==> flow/design.v <==
module mux #(parameter N = 32)(
    input  wire [N-1:0] a,
    input  wire [N-1:0] b,
    input  wire sel,
    output reg  [N-1:0] y
);
    always @(*) begin
        y = sel ? b : a;
    end
endmodule
module Extender(
    input  [23:0] Instr,
    input  [1:0]  ImmSrc,
    output reg [31:0] ExtImm
);
    always @(*) begin
        case (ImmSrc)
            2'b00: ExtImm = {24'b0, Instr[7:0]};
            2'b01: ExtImm = {20'b0, Instr[11:0]};
            2'b10: ExtImm = {{6{Instr[23]}}, Instr, 2'b00};
            default: ExtImm = 32'b0;
        endcase
    end
endmodule
module alu (
    input  [31:0] A,   
    input  [31:0] B,    
    input  [1:0]  ALUControl,
    output reg  [31:0] Result,
    output reg         N,     
    output reg         Z,     
    output reg         C,     
    output reg         V      
);
     reg [32:0] temp;
  always @(*) begin
   temp = 33'd0;
   case( ALUControl)
    2'b00: begin
     temp = {1'b0, A} + {1'b0, B};
     Result = A+B;
    end
    2'b01: begin
     temp = {1'b0, A} - {1'b0, B};
     Result = A-B;
    end
    2'b10: begin
     Result = A & B;
    end
    2'b11: begin
     Result = A | B;
    end
   endcase
    C = ~ALUControl[1] & temp[32];
    V =  ~(A[31]^B[31]^ALUControl[0]) & (A[31]^Result[31])&~ALUControl[1];
    N =  Result[31];
    Z = (Result==0);
  end
endmodule
module Register_file(
    input         clk,
    input         WE3,           
    input  [3:0]  A1,            
    input  [3:0]  A2,            
    input  [3:0]  A3,            
    input  [31:0] R15,           
    input  [31:0] WD3,           
    output [31:0] RD1,           
    output [31:0] RD2            
);
    reg [31:0] rf[0:15];
    integer i;
    assign RD1 = (A1 == 4'd15) ? R15 : rf[A1];
    assign RD2 = (A2 == 4'd15) ? R15 : rf[A2];
    always @(posedge clk) begin
        if (WE3 && (A3 != 4'd15)) begin
            rf[A3] <= WD3;
        end
    end
endmodule
module Datapath(
    input         clk,
    input         reset,
    input         PCSrc,
    input         MemtoReg,
    input         MemWrite,
    input         ALUSrc,
    input  [1:0]  ALUControl,
    input  [1:0]  ImmSrc,
    input         RegWrite,
    input  [1:0]  RegSrc,
    input  [31:0] Instr,
    input  [31:0] ReadData,
    output [31:0] PC,
    output [31:0] ALUResult,
    output [31:0] WriteData,
    output [31:0] SrcA,
    output [31:0] SrcB,
    output [31:0] ExtImm,
    output [31:0] RD1,
    output [31:0] RD2,
    output        N,
    output        Z,
    output        C,
    output        V
);
    wire [31:0] PCNext, PCPlus4, PCPlus8;
    wire [31:0] Result;
    wire [31:0] RD;
    wire [3:0] RA1, RA2;
    reg [31:0] PCReg;
    assign PC = PCReg;
    always @(posedge clk or posedge reset) begin
        if(reset) PCReg<=0;
        else PCReg <= PCNext;
    end
    assign PCPlus4 = PC + 32'd4;
    assign PCPlus8 = PC + 32'd8;
    assign RD = Instr;
    mux #(.N(4)) muxA (
        .a(RD[19:16]),
        .b(4'b1111),
        .sel(RegSrc[0]),
        .y(RA1)
    );
    mux #(.N(4)) muxB (
        .a(RD[3:0]),
        .b(RD[15:12]),
        .sel(RegSrc[1]),
        .y(RA2)
    );
    Register_file rf (
        .clk(clk),
        .WE3(RegWrite),
        .A1(RA1),
        .A2(RA2),
        .A3(RD[15:12]),
        .R15(PCPlus8),
        .WD3(Result),
        .RD1(RD1),
        .RD2(RD2)
    );
    assign SrcA = RD1;
    assign WriteData = RD2;
    Extender ext (
        .Instr(RD[23:0]),
        .ImmSrc(ImmSrc),
        .ExtImm(ExtImm)
    );
    mux #(.N(32)) muxSrcB (
        .a(RD2),
        .b(ExtImm),
        .sel(ALUSrc),
        .y(SrcB)
    );
    alu ALU_inst (
        .A(SrcA),
        .B(SrcB),
        .ALUControl(ALUControl),
        .Result(ALUResult),
        .N(N),
        .Z(Z),
        .C(C),
        .V(V)
    );
    mux #(.N(32)) muxResult (
        .a(ALUResult),
        .b(ReadData),
        .sel(MemtoReg),
        .y(Result)
    );
    mux #(.N(32)) muxPC (
        .a(PCPlus4),
        .b(Result),
        .sel(PCSrc),
        .y(PCNext)
    );
endmodule
module Condition_Check(
  input  [3:0] Cond,
  input        N, Z, C, V,
  output reg   CondEx
);
  always @(*) begin
    case(Cond)
      4'b0000: CondEx = Z;                     
      4'b0001: CondEx = ~Z;                    
      4'b0010: CondEx = C;                     
      4'b0011: CondEx = ~C;                    
      4'b0100: CondEx = N;                     
      4'b0101: CondEx = ~N;                    
      4'b0110: CondEx = V;                     
      4'b0111: CondEx = ~V;                    
      4'b1000: CondEx = C & ~Z;                
      4'b1001: CondEx = (~C) | Z;              
      4'b1010: CondEx = ~(N ^ V);              
      4'b1011: CondEx =  (N ^ V);              
      4'b1100: CondEx = (~Z) & ~(N ^ V);       
      4'b1101: CondEx = Z | (N ^ V);           
      4'b1110: CondEx = 1'b1;                  
      default: CondEx = 1'bx;
    endcase
  end
endmodule
module Decoder (
    input  [1:0] Op,
    input  [5:0] Funct,
    input  [3:0] Rd,
    output [1:0] FlagW,
    output       PCS,
    output       RegW,
    output       MemW,
    output       MemtoReg,
    output       ALUSrc,
    output [1:0] ImmSrc,
    output [1:0] RegSrc,
    output [1:0] ALUControl
);
    reg  [9:0] controls;
    reg  [1:0] FlagW_r;
    reg  [1:0] ALUControl_r;
    wire Branch;
    wire ALUOp;
    assign FlagW      = FlagW_r;
    assign ALUControl = ALUControl_r;
    always @(*) begin
        case (Op)
            2'b00: begin
                if (Funct[5])        
                    controls = 10'b0000101001;
                else                 
                    controls = 10'b0000001001;
            end
            2'b01: begin
                if (Funct[0])        
                    controls = 10'b0001111000;
                else                 
                    controls = 10'b1001110100;
            end
            2'b10: begin
                controls = 10'b0110100010;
            end
            default: begin
                controls = 10'b0000000000;
            end
        endcase
    end
    assign { RegSrc,
             ImmSrc,
             ALUSrc,
             MemtoReg,
             RegW,
             MemW,
             Branch,
             ALUOp } = controls;
    always @(*) begin
        if (ALUOp) begin
            case (Funct[4:1])
                4'b0100: ALUControl_r = 2'b00;  
                4'b0010: ALUControl_r = 2'b01;  
                4'b0000: ALUControl_r = 2'b10;  
                4'b1100: ALUControl_r = 2'b11;  
                default: ALUControl_r = 2'b00;
            endcase
            FlagW_r[1] = Funct[0];
            FlagW_r[0] = Funct[0] &
                        ((ALUControl_r == 2'b00) |
                         (ALUControl_r == 2'b01));
        end
        else begin
            ALUControl_r = 2'b00;
            FlagW_r      = 2'b00;
        end
    end
    assign PCS = ((Rd == 4'b1111) & RegW) | Branch;
endmodule
module Control_Unit(
   input clk,
   input reset,
   input [3:0]Rd,
   input  [1:0] Op,
   input  [5:0] Funct,
   input  [3:0] Cond,
   input  N, Z, C, V,
   output         PCSrc,
   output         MemtoReg,
   output         MemWrite,
   output  [1:0]  ALUControl,
   output  [1:0]  ImmSrc,
   output         RegWrite,
   output         ALUSrc,
   output  [1:0]  RegSrc
    );
    wire PCS;
    wire RegW;
    wire MemW;
    wire CondEx;
    wire [1:0] FlagW;
    wire [1:0] FlagWrite;
    reg N_reg, Z_reg, C_reg, V_reg;
    assign FlagWrite = FlagW & {CondEx, CondEx};
   assign PCSrc = PCS & CondEx;
   assign RegWrite = RegW & CondEx;
   assign MemWrite = MemW & CondEx;
    always @(posedge clk or posedge reset) begin
    if (reset) begin
        N_reg <= 1'b0;
        Z_reg <= 1'b0;
        C_reg <= 1'b0;
        V_reg <= 1'b0;
    end else begin
        if (FlagWrite[1]) begin
            N_reg <= N;
            Z_reg <= Z;
        end
        if (FlagWrite[0]) begin
            C_reg <= C;
            V_reg <= V;
        end
    end
end
    Decoder decoder(
        .Rd(Rd),
        .Op(Op),
        .Funct(Funct),
        .PCS(PCS),
        .RegW(RegW),
        .MemW(MemW),
        .MemtoReg(MemtoReg),
        .ALUSrc(ALUSrc),
        .ImmSrc(ImmSrc),
        .RegSrc(RegSrc),
        .ALUControl(ALUControl),
        .FlagW(FlagW)
    );
    Condition_Check cond_check(
        .Cond(Cond),
        .N(N_reg), .Z(Z_reg), .C(C_reg), .V(V_reg),
        .CondEx(CondEx)
    );
endmodule
module top (
    input         clk,
    input         reset,
    output [31:0] PC,
    input  [31:0] Instr,
    output        MemWrite,
    output [31:0] DataAdr,
    output [31:0] WriteData,
    input  [31:0] ReadData
);
    wire        PCSrc;
    wire        MemtoReg;
    wire [1:0]  ALUControl;
    wire [1:0]  ImmSrc;
    wire        RegWrite;
    wire        ALUSrc;
    wire [1:0]  RegSrc;
    wire [31:0] ALUResult;
    wire [31:0] SrcA, SrcB, ExtImm;
    wire [31:0] RD1, RD2;
    wire N, Z, C, V;
    assign DataAdr = ALUResult;
    wire [3:0]  Cond;
    wire [1:0]  Op;
    wire [5:0]  Funct;
    wire [3:0]  Rd;
    Datapath datapath_inst (
        .clk(clk),
        .reset(reset),
        .PCSrc(PCSrc),
        .MemtoReg(MemtoReg),
        .MemWrite(MemWrite),
        .ALUSrc(ALUSrc),
        .ALUControl(ALUControl),
        .ImmSrc(ImmSrc),
        .RegWrite(RegWrite),
        .RegSrc(RegSrc),
        .Instr(Instr),
        .N(N), .Z(Z), .C(C), .V(V),
        .PC(PC),
        .ALUResult(ALUResult),
        .WriteData(WriteData),
        .ReadData(ReadData),
        .SrcA(SrcA),
        .SrcB(SrcB),
        .ExtImm(ExtImm),
        .RD1(RD1),
        .RD2(RD2)
    );
    assign Cond  = Instr[31:28];
    assign Op    = Instr[27:26];
    assign Funct = { Instr[25], Instr[24:21], Instr[20] };  
    assign Rd    = Instr[15:12];
    Control_Unit control_inst (
        .clk(clk),
        .reset(reset),
        .Rd(Rd),
        .Op(Op),
        .Funct(Funct),
        .Cond(Cond),
        .N(N), .Z(Z), .C(C), .V(V),
        .PCSrc(PCSrc),
        .MemtoReg(MemtoReg),
        .MemWrite(MemWrite),
        .ALUControl(ALUControl),
        .ImmSrc(ImmSrc),
        .RegWrite(RegWrite),
        .ALUSrc(ALUSrc),
        .RegSrc(RegSrc)
    );
endmodule
# Tool chain data of top
# What the tools print for top, step after step.
# Line numbers count from 1 in the design file above.
# Operators: Yosys type, input widths -> output width; for muxes data width and select width s.
# Cell names lack the library's common part.
# Not given: --
# inputs
top_module	top
clock	clk
library	sky130hd
lib_corner	tt_025C_1v80

# Word-level counts
# Counts by Yosys on the flattened word-level netlist (proc, flatten, opt, wreduce; memories kept). Register bits leave out memories and registers merged into their read ports (data or address). Print and check cells are left out.
# Yosys's memory passes give these memory sizes; they may raise the number of words (mostly to a power of two), join words into wider ones and drop unused or constant bits.
# op_classes
n_reduce_logical	9
n_mux	22
n_eq	28
add_sub_neg	6
logic	28
# ops
cell	n
$mux 32	6
$pmux 32 s4	1
$pmux 33 s3	1
$pmux 32 s3	1
$eq 4x4->1 const B	11
$add 32x32->33	1
$sub 32x32->33	1
$add 32x3->32 const B	1
$add 32x32->32	1
$sub 32x32->32	1
$and 32x32->32	1
$or 32x32->32	1
$add 32x4->32 const B	1
$logic_not 32->1	1
$pmux 10 s3	1
$eq 4x3->1 const B	4
$pmux 1 s15	1
$eq 4x2->1 const B	3
$mux 4	3
$and 1x1->1	10
$mux 10	1
$eq 2x1->1 const B	4
$eq 2x2->1 const B	4
$logic_not 2->1	4
$logic_not 4->1	2
$not 1->1	7
$pmux 2 s3	1
$mux 6	1
# Other operator kinds: 9; their cells: 18.
# word_totals
output_inout_bits	97
ram_bits	512
in_bits	66
mem_count	1
wordCells	99
reg_bits	36
# mem_list
memory	size	width	read_ports	wr	line_no	source
datapath_inst.rf.rf	16	32	2	1	71	reg [31:0] rf[0:15];

# Logic depth
# Yosys ltp: most cells in a row. Word level: on the elaborated netlist, between registers, memories and ports. Mapped: between sequential cells and ports; inverters and the memories' decode and read muxes count.
# depth
word_depth	11
ABC_AREA	0
depth_mapped	32

# After synthesis
# Yosys stat after the flow's synthesis: flattened, memories mapped to cells. It holds for the ABC_AREA given above (unset counts as 0); a run with the other value may have another netlist.
# Totals and module areas in this step are rounded.
# mapped
mapped_area_um2	34200
buffers	257
stdcells	3120
flip_flops	541
# by_type
type	n	type_area_um2
edfxtp_1	505	1.52E+04
mux2i_1	266	2.66E+03
mux4_2	73	1.64E+03
nand2_1	327	1.23E+03
mux2_2	91	1.02E+03
dfrtp_1	36	900.864
a21oi_1	143	715.686
o21ai_0	139	695.667
xnor2_1	72	630.605
nor2_1	155	581.808
ha_1	45	563.04
clkbuf_1	139	521.75
a31oi_1	81	506.736
nand3_1	86	430.413
a221oi_1	47	411.645
xor2_1	47	411.645
buf_2	82	410.394
a211oi_1	47	352.838
# Other cell types: 80; their cells: 739.
# By module: a second synthesis without flattening, with its own total; a netlist apart from the flattened one above.
# unflattened
hier_cells	2346
hier_area_um2	32500
# Each row is one instance without its submodules.
# by_module
mod	mod_seq_area_um2	n_inst	mod_area_um2	cells
Register_file	15300	1	23900	1310
alu	0.0	1	3580	537
Datapath	801	1	2460	272
mux #(N=32)	0.0	3	544	36
Extender	0.0	1	272	37
Condition_Check	0.0	1	230	32
Decoder	0.0	1	211	28
Control_Unit	100	1	179	14
mux #(N=4)	0.0	2	45.0	4
top	0.0	1	0.0	0

# Worst setup path after synthesis
# OpenSTA on the mapped netlist: ideal clock, no wires. The path of least setup slack (recovery checks aside). Input and output delay are each 20% of the period. Register names are those of the netlist, which keeps one name where synthesis merged equal registers.
# synth_timing
kind	input port to output port
from	in Instr[26]
to	out DataAdr[30]
launch_ns	2.200
slack_ns	0.881
arrival_ns	7.919
tclk_ns	11.0
driving_pins	28
out_delay_ns	2.200
n_path_buf	6
path_delay_ns	5.719
synth_period_reached_ns	10.119
# "path_delay_ns" = arrival - input delay + setup time.
# A path that ends at an output port has no setup time.
# "driving_pins" counts driving pins, that of a launching flip-flop among them; a cell with two outputs on the path counts twice.
# "synth_period_reached_ns" is the clock period less the worst setup slack; recovery checks do not enter. This is arithmetic on one report: input and output delays are still those of the set period (20% each).
# The rows between start and end are the longest chain of elaborated cells between them; the timing report does not say that the signal goes this way. Where chains are equally long, one stands for them.
# A line is the first line of the expression or statement that the cell stems from. Yosys adds cells for indexed reads and writes and turns some case tables into memories.
# A memory read counts as a cell of the chain, while the word-level depth stops at memories.
# synth_via
path_cell_list	ha_1 > buf_2 > or3b_1 > buf_6 > a21oi_2 > buf_4 > buf_4 > buf_6 > buf_6 > mux2i_1 > a211o_1 > a41oi_2 > ha_1 > nand2_1 > o21a_1 > nor4b_4 > a21oi_1 > xnor2_1 > ha_1 > nand4_1 > or4_1 > a211o_1 > nand3_1 > o22ai_1 > o21ai_0 > a31o_2 > xnor2_1 > o21ai_0
elab_chain_len	8
# synth_rtl
item	line_no	source
start, declared	346	input  [31:0] Instr,
$eq 2x2->1	227	case (Op)
$pmux 10 s3	227
$mux 4	8	y = sel ? b : a;
$mem_v2 16x32	71	reg [31:0] rf[0:15];
$mux 32	74	assign RD2 = (A2 == 4'd15) ? R15 : rf[A2];
$mux 32	8
$sub 32x32->32	45	Result = A-B;
$pmux 32 s4	38	case( ALUControl)
end, declared	348	output [31:0] DataAdr,

# Path in the finished layout
# From the final timing report of flow run 2: the path of least setup slack in the routed layout; clock arrival at registers is part of the times.
# layout_timing
kind	input port to output port
from	in Instr[26]
to	out DataAdr[30]
driving_pins	31
out_delay_ns	1.74
tclk_ns	8.68
arrival_ns	8.27
n_path_buf	10
launch_ns	1.74
slack_ns	-1.33
# The rows between start and end are the longest chain of elaborated cells between them; the timing report does not say that the signal goes this way. Where chains are equally long, one stands for them.
# A memory read counts as a cell of the chain, while the word-level depth stops at memories.
# layout_via
path_cell_list	buf_12 > ha_4 > buf_6 > nand4bb_1 > clkbuf_8 > o21ai_4 > buf_12 > buf_12 > buf_4 > buf_4 > mux4_2 > o22a_1 > o211ai_1 > a211o_1 > a31oi_4 > buf_2 > nor4b_4 > buf_12 > a21oi_4 > xnor2_2 > ha_4 > nand4_1 > or4_4 > a211o_4 > nand3_4 > o22ai_4 > o21ai_2 > a31o_4 > xnor2_2 > o21ai_2 > buf_2
elab_chain_len	8
# layout_rtl
item	line_no	source
start, declared	346	input  [31:0] Instr,
$eq 2x2->1	227	case (Op)
$pmux 10 s3	227
$mux 4	8	y = sel ? b : a;
$mem_v2 16x32	71	reg [31:0] rf[0:15];
$mux 32	74	assign RD2 = (A2 == 4'd15) ? R15 : rf[A2];
$mux 32	8
$sub 32x32->32	45	Result = A-B;
$pmux 32 s4	38	case( ALUControl)
end, declared	348	output [31:0] DataAdr,

# top through Yosys and OpenROAD on sky130hd: 6 stored runs, unordered, with their settings and measured results. The constraints put input and output delay at 20% of the set period each and load the outputs with 0.01 pF.
# "achieved_period_ns" is the run's clock period less its worst setup slack. It is reckoned from that one timing run; input and output delays stay at 20% of the period that was set.
# "timing.worst_path_ns" is the time allowed to the run's worst setup path (the clock period less input and output delay, where it has them) less its slack. Clock arrival times count: a late capture clock shortens it, a late launch clock lengthens it.
# By "power_total_uw" is meant OpenSTA's value without simulated activity: inputs other than the clock are taken to toggle once in ten clock periods, and the tool carries that through the logic.
# Values from the reports are rounded here.
# Among the settings, -- means not set for that run.
# A result given as -- is not shown for that run.
run	CELL_PAD_IN_SITES_GLOBAL_PLACEMENT	CORE_MARGIN	CORE_UTILIZATION	CTS_CLUSTER_DIAMETER	CTS_CLUSTER_SIZE	GPL_ROUTABILITY_DRIVEN	GPL_TIMING_DRIVEN	MIN_ROUTING_LAYER	PLACE_DENSITY_LB_ADDON	SETUP_SLACK_MARGIN	SLEW_MARGIN	TNS_END_PERCENT	period_ns	CAP_MARGIN	CORE_ASPECT_RATIO	MAX_ROUTING_LAYER	ABC_AREA	HOLD_SLACK_MARGIN	PLACE_DENSITY	CELL_PAD_IN_SITES_DETAIL_PLACEMENT	timing.worst_path_ns	critical_path_kind	final_cell_area_um2	total_die_area_um2	finalUtil_pct	tns_ns	hold_ws_ns	power_total_uw	achieved_period_ns	worstSetupSlack_ns	synth_chip_area_um2
flow run 1	0	10	34	287	75	0	0	met2	0.29	2.12	5	90	15.3	20	--	--	--	--	--	--	--	--	--	--	--	--	--	--	--	--	--
flow run 2	--	3	21	268	--	--	0	met1	0.19	0.4	15	--	8.68	30	1.27	met4	--	--	--	--	6.53	input port to output port	47000	168000	29.1	-21.4	0.562	11900	10.006	-1.33	34200
flow run 3	3	3	40	--	18	1	--	met1	--	3.74	15	--	14.9	15	1.02	--	1	0.13	0.66	--	5.14	input port to output port	43600	90400	51.0	0.000	0.592	6230	11.102	3.80	34700
flow run 4	--	8	40	155	21	--	0	--	--	5	0	--	16.7	25	--	met4	1	0.28	--	2	--	--	--	--	--	--	--	--	--	--	--
flow run 5	3	4	37	60	--	--	0	--	0.18	--	20	--	15.9	30	--	--	0	--	--	--	9.58	input port to output port	41500	97300	45.3	-0.039	0.549	6000	15.939	-0.039	34200
flow run 6	--	2	40	--	--	--	--	--	--	5	20	--	10.4	20	--	--	--	--	0.6	--	5.62	input port to output port	49100	87800	57.9	0.000	0.564	10900	9.775	0.625	34200
# Flow run 1: unfinished; error GRT-0116 in routing
# Flow run 4: unfinished; error ODB-0269 in routing
